==> flow/design.v <==
module ALU(
    input [31:0] A, B,
    input [2:0] ALUControl,
    output Carry, OverFlow, Zero, Negative,
    output [31:0] Result
);
    wire [31:0] B_inv;
    wire [32:0] Sum_result;
    wire is_sub;
    assign is_sub = (ALUControl == 3'b001);
    assign B_inv = is_sub ? ~B : B;
    assign Sum_result = A + B_inv + is_sub;
    reg [31:0] Result_reg;
    reg Cout_reg, OverFlow_reg;
    always @(*) begin
        Result_reg = 32'h0;
        Cout_reg = 1'b0;
        OverFlow_reg = 1'b0;
        case (ALUControl)
            3'b000: begin  
                Result_reg = Sum_result[31:0];
                Cout_reg = Sum_result[32];
                OverFlow_reg = (A[31] == B[31]) && (Result_reg[31] != A[31]);
            end
            3'b001: begin  
                Result_reg = Sum_result[31:0];
                Cout_reg = Sum_result[32];
                OverFlow_reg = (A[31] != B[31]) && (Result_reg[31] != A[31]);
            end
            3'b010: Result_reg = A & B;    
            3'b011: Result_reg = A | B;    
            3'b100: Result_reg = A ^ B;    
            3'b101: Result_reg = ($signed(A) < $signed(B)) ? 32'b1 : 32'b0;  
            3'b110: Result_reg = A << B[4:0];  
            3'b111: Result_reg = A >> B[4:0];  
            default: Result_reg = 32'h0;
        endcase
    end
    assign Result   = Result_reg;
    assign Zero     = (Result_reg == 32'b0);
    assign Negative = Result_reg[31];
    assign Carry    = Cout_reg;
    assign OverFlow = OverFlow_reg;
endmodule
`timescale 1ns / 1ps
module ALU_ft (
    input              clk,
    input              rst,
    input      [31:0]  A,
    input      [31:0]  B,
    input      [2:0]   ALUControl,
    output reg [31:0]  Result,
    output reg         Zero,
    output reg         Carry,
    output reg         OverFlow,
    output reg         Negative,
    output reg         fault_detected_out
);
    wire [31:0] alu_res;
    wire alu_z, alu_c, alu_v, alu_n;
    ALU u_alu (
        .A(A),
        .B(B),
        .ALUControl(ALUControl),
        .Result(alu_res),
        .Zero(alu_z),
        .Carry(alu_c),
        .OverFlow(alu_v),
        .Negative(alu_n)
    );
    reg [31:0] res_t1;
    reg [31:0] res_t2;
    localparam STAGE1 = 2'b00;
    localparam STAGE2 = 2'b01;
    localparam STAGE3 = 2'b10;
    reg [1:0] state;
    always @(posedge clk or negedge rst) begin
        if (!rst) begin
            state              <= STAGE1;
            fault_detected_out <= 1'b0;
            res_t1             <= 32'b0;
            res_t2             <= 32'b0;
            Result             <= 32'b0;
            Zero               <= 1'b0;
            Carry              <= 1'b0;
            OverFlow           <= 1'b0;
            Negative           <= 1'b0;
        end
        else begin
            case (state)
                STAGE1: begin
                    res_t1 <= alu_res;           
                    fault_detected_out <= 1'b0;
                    state <= STAGE2;
                end
                STAGE2: begin
                    res_t2 <= alu_res;           
                    if (res_t2 == res_t1) begin
                        Result   <= alu_res;
                        Zero     <= alu_z;
                        Carry    <= alu_c;
                        OverFlow <= alu_v;
                        Negative <= alu_n;
                        state    <= STAGE1;
                    end
                    else begin
                        fault_detected_out <= 1'b1;
                        state <= STAGE3;
                    end
                end
                STAGE3: begin
                    Result   <= alu_res;
                    Zero     <= alu_z;
                    Carry    <= alu_c;
                    OverFlow <= alu_v;
                    Negative <= alu_n;
                    state <= STAGE1;
                end
            endcase
        end
    end
endmodule
# From RTL to reports: ALU_ft
# Tool output for the design above, in the order of the flow.
# Line numbers count from 1 in the design file above.
# Cell names lack the library's common part.
# Not given: --
[inputs] design="ALU_ft" clock_port="clk" cell_library="sky130hd" pvt_corner="tt_025C_1v80"

# After elaboration
# Yosys after proc, flatten, opt, wreduce and memory -nomap, before mapping. Memory bits, and registers merged into a memory's read port (data or address), are not among the register bits. Print and check cells are not counted. Equal cells are merged and count once.
[bits] wordCells=64 latchBits=0 ramBits=0 in_bits=69 register_bits=103 out_inout_bits=37 n_memories=0 rom_bits=0 clocked_rd_ports_x_width=0
[op_classes] cmp=1 shift=2 add_sub_neg=2 mux=19 div_mod_pow=0 equal=15 reduce_and_logical=12 logic=4 n_mul=0
[op_table] op="32-bit case mux with 7-bit select" n=1
[op_table] op="32-bit case mux with 2-bit select" n=1
[op_table] op="32-bit 2-to-1 mux" n=2
[op_table] op="32-bit by 32-bit adder with 33-bit output" n=1
[op_table] op="33-bit by 1-bit adder with 33-bit output" n=1
[op_table] op="32-bit < comparator" n=1
[op_table] op="32-bit equality test" n=1
[op_table] op="32-bit bitwise AND" n=1
[op_table] op="32-bit bitwise OR" n=1
[op_table] op="32-bit bitwise XOR" n=1
[op_table] op="32-bit by 5-bit << shifter with 32-bit output" n=1
[op_table] op="32-bit by 5-bit >> shifter with 32-bit output" n=1
[op_table] op="32-bit NOT" n=1
[op_table] op="32-bit zero test" n=1
[op_table] op="3-bit equality test with constant B" n=4
[op_table] op="1-bit case mux with 2-bit select" n=6
[op_table] op="3-bit by 2-bit equality test with 1-bit output with constant B" n=2
[op_table] op="6-bit OR reduction" n=1
[op_table] op="2-bit case mux with 3-bit select" n=1
[op_table] op="1-bit 2-to-1 mux" n=6
[op_table] op="2-bit inequality test with constant B" n=2
[op_table] op="2-bit AND reduction" n=2
[op_table] op="2-bit nonzero test" n=2
[op_table] op="3-bit by 1-bit equality test with 1-bit output with constant B" n=1
[op_table] op="3-bit zero test" n=1
[op_table] op="3-bit nonzero test" n=1
[op_table] op="1-bit case mux with 3-bit select" n=1
[op_table] op="1-bit inequality test" n=2
# Not listed: further kinds 7, cells in them 8.

# Longest topological paths
# Yosys ltp: most cells in a row. Word level: on the elaborated netlist, between registers, memories and ports. Mapped: between sequential cells and ports; inverters and the memories' decode and read muxes count.
[depth] word_depth=9 abc_area=0 ltp_mapped=21 depth_no_buf=16

# Netlist
# The flow's flattened synthesis, as Yosys stat reports it; memories are mapped. The netlist is that of the ABC_AREA named above (0 if unset); the other value can give another one.
[mapped] mapped_area_um2=13202.7 seq_area_um2=2578.7 ff_cells=103 cell_count=1545 n_buf=111
[by_type] cell_type="dfrtp_1" n=102 area_total_um2=2.55E+03
[by_type] cell_type="ha_1" n=128 area_total_um2=1.6E+03
[by_type] cell_type="mux4_2" n=53 area_total_um2=1.19E+03
[by_type] cell_type="mux2_2" n=74 area_total_um2=833.299
[by_type] cell_type="a21oi_1" n=128 area_total_um2=640.614
[by_type] cell_type="nor2_1" n=139 area_total_um2=521.75
[by_type] cell_type="mux2i_1" n=51 area_total_um2=510.49
[by_type] cell_type="nand2_1" n=116 area_total_um2=435.418
[by_type] cell_type="xor2_1" n=45 area_total_um2=394.128
[by_type] cell_type="xnor2_1" n=40 area_total_um2=350.336
[by_type] cell_type="inv_1" n=90 area_total_um2=337.824
[by_type] cell_type="o21ai_0" n=62 area_total_um2=310.298
[by_type] cell_type="clkbuf_1" n=70 area_total_um2=262.752
[by_type] cell_type="a22oi_1" n=31 area_total_um2=232.723
[by_type] cell_type="a211oi_1" n=22 area_total_um2=165.158
[by_type] cell_type="nor3_1" n=33 area_total_um2=165.158
[by_type] cell_type="o211ai_1" n=21 area_total_um2=157.651
[by_type] cell_type="o22ai_1" n=25 area_total_um2=156.4
# Not listed: further types 71, cells in them 315.
# By module: a second synthesis without flattening, with its own total; a netlist apart from the flattened one above.
[unflattened] hier_cells=1566 area_unflattened_um2=13938.4
# Each row is one instance without its submodules.
[modules] module="ALU" n_cells=1300 instances=1 mod_area_um2=9609.2 mod_seq_area_um2=0.0
[modules] module="ALU_ft" n_cells=266 instances=1 mod_area_um2=4329.2 mod_seq_area_um2=2603.7

# Worst setup path after synthesis
# Path of least setup slack by OpenSTA after synthesis, without wires, with an ideal clock, recovery checks aside; 20% of the period is set as input and as output delay. Where synthesis merged equal registers, the netlist keeps one of their names.
[synth_path] kind="input -> register" start="in ALUControl[2]" end="reg Zero" t_arrival_ns=6.321 t_required_ns=5.934 input_delay_ns=1.200 path_stages=20 slack_ns=-0.388 t_first_pin_ns=1.200 path_delay_ns=5.187 setup_time_ns=0.066 period_ns=6.0 n_path_buf=5 period_less_setup_slack_ns=6.388
# "path_delay_ns" is the arrival time less input delay plus setup time.
# "path_stages": output pins that drive a net of the path, with the launching flip-flop's if there is one; two outputs of one cell count as two.
# "period_less_setup_slack_ns" is the clock period less the worst setup slack; recovery checks do not enter. This is arithmetic on one report: input and output delays are still those of the set period (20% each).
# Between the ends stands the longest chain of elaborated cells between them, by number of cells; it is not shown to be the way that was timed. Of several equally long chains one is given.
# A line is the first line of the expression or statement that the cell stems from. Yosys adds cells for indexed reads and writes and turns some case tables into memories.
# At most two assigning lines are given for a register; there are more.
[synth_between] cell_sequence="buf_2 > or2_1 > clkbuf_1 > clkbuf_1 > clkbuf_1 > nor2_1 > clkbuf_1 > xnor2_1 > ha_1 > a21o_1 > a2111oi_4 > a211oi_2 > a221o_1 > a41o_1 > xor2_1 > o21a_1 > or4_1 > or4_1 > nor4b_2 > a41o_1" elab_chain_cells=8 cells_between=16 classes_between="add/sub: 2; eq/ne: 7; mux: 4; reduce/logical: 3"
[synth_lines] item="from (decl)" line=51 source="input      [2:0]   ALUControl,"
[synth_lines] item="3-bit by 1-bit equality test with 1-bit output" line=10 source="assign is_sub = (ALUControl == 3'b001);"
[synth_lines] item="32-bit 2-to-1 mux" line=11 source="assign B_inv = is_sub ? ~B : B;"
[synth_lines] item="32-bit by 32-bit adder with 33-bit output" line=12 source="assign Sum_result = A + B_inv + is_sub;"
[synth_lines] item="33-bit by 1-bit adder with 33-bit output" line=12
[synth_lines] item="32-bit case mux with 7-bit select" line=19 source="case (ALUControl)"
[synth_lines] item="32-bit zero test" line=40 source="assign Zero     = (Result_reg == 32'b0);"
[synth_lines] item="1-bit 2-to-1 mux" line=98 source="if (res_t2 == res_t1) begin"
[synth_lines] item="1-bit case mux with 2-bit select" line=90 source="case (state)"
[synth_lines] item="to (assign)" line=100 source="Zero     <= alu_z;"
[synth_lines] item="to (assign)" line=113 source="Zero     <= alu_z;"
[synth_lines] item="to (decl)" line=53 source="output reg         Zero,"

# Worst path after layout
# Path of least setup slack in the final report of flow run B (OpenROAD, finished layout, wires in). Where an end is a register, its clock arrival counts in the times.
[layout_path] kind="input -> register" start="in ALUControl[1]" end="reg Zero" input_delay_ns=1.20 t_arrival_ns=5.83 t_required_ns=6.28 path_stages=18 n_path_buf=4 period_ns=6.0 t_first_pin_ns=1.20 slack_ns=0.45 setup_time_ns=0.06
# Between the ends stands the longest chain of elaborated cells between them, by number of cells; it is not shown to be the way that was timed. Of several equally long chains one is given.
# At most two assigning lines are given for a register; there are more.
[layout_between] cell_sequence="clkdlybuf4s50_1 > or2_1 > nor2_4 > buf_12 > buf_4 > xnor2_1 > ha_1 > a21o_1 > or3_1 > o21ai_0 > buf_4 > o21ai_0 > o41ai_1 > o21ba_2 > a211oi_1 > or4_1 > nor4b_2 > a41o_1" elab_chain_cells=8 cells_between=16 classes_between="add/sub: 2; eq/ne: 7; mux: 4; reduce/logical: 3"
[layout_lines] item="from (decl)" line=51 source="input      [2:0]   ALUControl,"
[layout_lines] item="3-bit by 1-bit equality test with 1-bit output" line=10 source="assign is_sub = (ALUControl == 3'b001);"
[layout_lines] item="32-bit 2-to-1 mux" line=11 source="assign B_inv = is_sub ? ~B : B;"
[layout_lines] item="32-bit by 32-bit adder with 33-bit output" line=12 source="assign Sum_result = A + B_inv + is_sub;"
[layout_lines] item="33-bit by 1-bit adder with 33-bit output" line=12
[layout_lines] item="32-bit case mux with 7-bit select" line=19 source="case (ALUControl)"
[layout_lines] item="32-bit zero test" line=40 source="assign Zero     = (Result_reg == 32'b0);"
[layout_lines] item="1-bit 2-to-1 mux" line=98 source="if (res_t2 == res_t1) begin"
[layout_lines] item="1-bit case mux with 2-bit select" line=90 source="case (state)"
[layout_lines] item="to (assign)" line=100 source="Zero     <= alu_z;"
[layout_lines] item="to (assign)" line=113 source="Zero     <= alu_z;"
[layout_lines] item="to (decl)" line=53 source="output reg         Zero,"

# Flow runs of ALU_ft

Below are 2 stored runs of the flow (Yosys, OpenROAD; platform sky130hd) on ALU_ft, each with its settings and what was measured, unordered. Constraints: input delay and output delay 20% of the set period each, output load 0.01 pF.
"clock_period_reached_ns" means the clock period less the worst setup slack. The figure is calculated, with input and output delays left at 20% of the set period.
"worst_path_time_ns" is the time allowed to the run's worst setup path (the clock period less input and output delay, where it has them) less its slack. Clock arrival times count: a late capture clock shortens it, a late launch clock lengthens it.
"design_power_mw": no workload was simulated; the value follows from the tool's default switching activity.

[flow] flow run A: files
==> flow/run.sh <==
#!/bin/bash
# the make line also repeats the synthesis and layout settings of config.mk as NAME=value (left out here)
make -C /OpenROAD-flow-scripts/flow DESIGN_CONFIG=/design/flow/config.mk WORK_HOME=/design/flow/orfs CLKGATE_MAP_FILE= finish
==> flow/config.mk <==
export PLATFORM = sky130hd
export DESIGN_NAME = ALU_ft
export DESIGN_NICKNAME = ALU_ft
export VERILOG_FILES = /design/flow/design.v
export SDC_FILE = /design/flow/constraint.sdc
export NUM_CORES = 4
export LEC_CHECK = 0
export ABC_AREA = 0
export CAP_MARGIN = 30
export CELL_PAD_IN_SITES_DETAIL_PLACEMENT = 2
export CELL_PAD_IN_SITES_GLOBAL_PLACEMENT = 3
export CORE_ASPECT_RATIO = 1.12
export CORE_MARGIN = 2
export CORE_UTILIZATION = 67
export CTS_CLUSTER_DIAMETER = 172
export GPL_ROUTABILITY_DRIVEN = 1
export PLACE_DENSITY_LB_ADDON = 0.1
export SLEW_MARGIN = 35
export TNS_END_PERCENT = 75
==> flow/constraint.sdc <==
create_clock -name core_clock -period 7.55 [get_ports {clk}]
set_input_delay 1.5100 -clock core_clock [delete_from_list [all_inputs] [get_ports {clk}]]
set_output_delay 1.5100 -clock core_clock [all_outputs]
set_load 0.01 [all_outputs]

[flow] flow run A: no results, placement failed with FLW-0024

[flow] flow run B: files
==> flow/run.sh <==
#!/bin/bash
# the make line also repeats the synthesis and layout settings of config.mk as NAME=value (left out here)
make -C /OpenROAD-flow-scripts/flow DESIGN_CONFIG=/design/flow/config.mk WORK_HOME=/design/flow/orfs CLKGATE_MAP_FILE= finish
==> flow/config.mk <==
export PLATFORM = sky130hd
export DESIGN_NAME = ALU_ft
export DESIGN_NICKNAME = ALU_ft
export VERILOG_FILES = /design/flow/design.v
export SDC_FILE = /design/flow/constraint.sdc
export NUM_CORES = 4
export LEC_CHECK = 0
export CAP_MARGIN = 30
export CORE_MARGIN = 2
export CORE_UTILIZATION = 40
export SLEW_MARGIN = 30
==> flow/constraint.sdc <==
create_clock -name core_clock -period 6.0 [get_ports {clk}]
set_input_delay 1.2000 -clock core_clock [delete_from_list [all_inputs] [get_ports {clk}]]
set_output_delay 1.2000 -clock core_clock [all_outputs]
set_load 0.01 [all_outputs]

[flow] flow run B: metrics
[metrics] worst_path_time_ns = 4.35
[metrics] worst_path_kind = input -> register
[metrics] die_footprint_um2 = 34475.2
[metrics] design_power_mw = 2.504
[metrics] hold_worst_slack_ns = 0.483
[metrics] layout_stdcell_area_um2 = 15493.6
[metrics] synth_area_um2 = 13202.7
[metrics] clock_period_reached_ns = 5.554
[metrics] fin_ws_ns = 0.446
[metrics] tns_setup_ns = 0.000
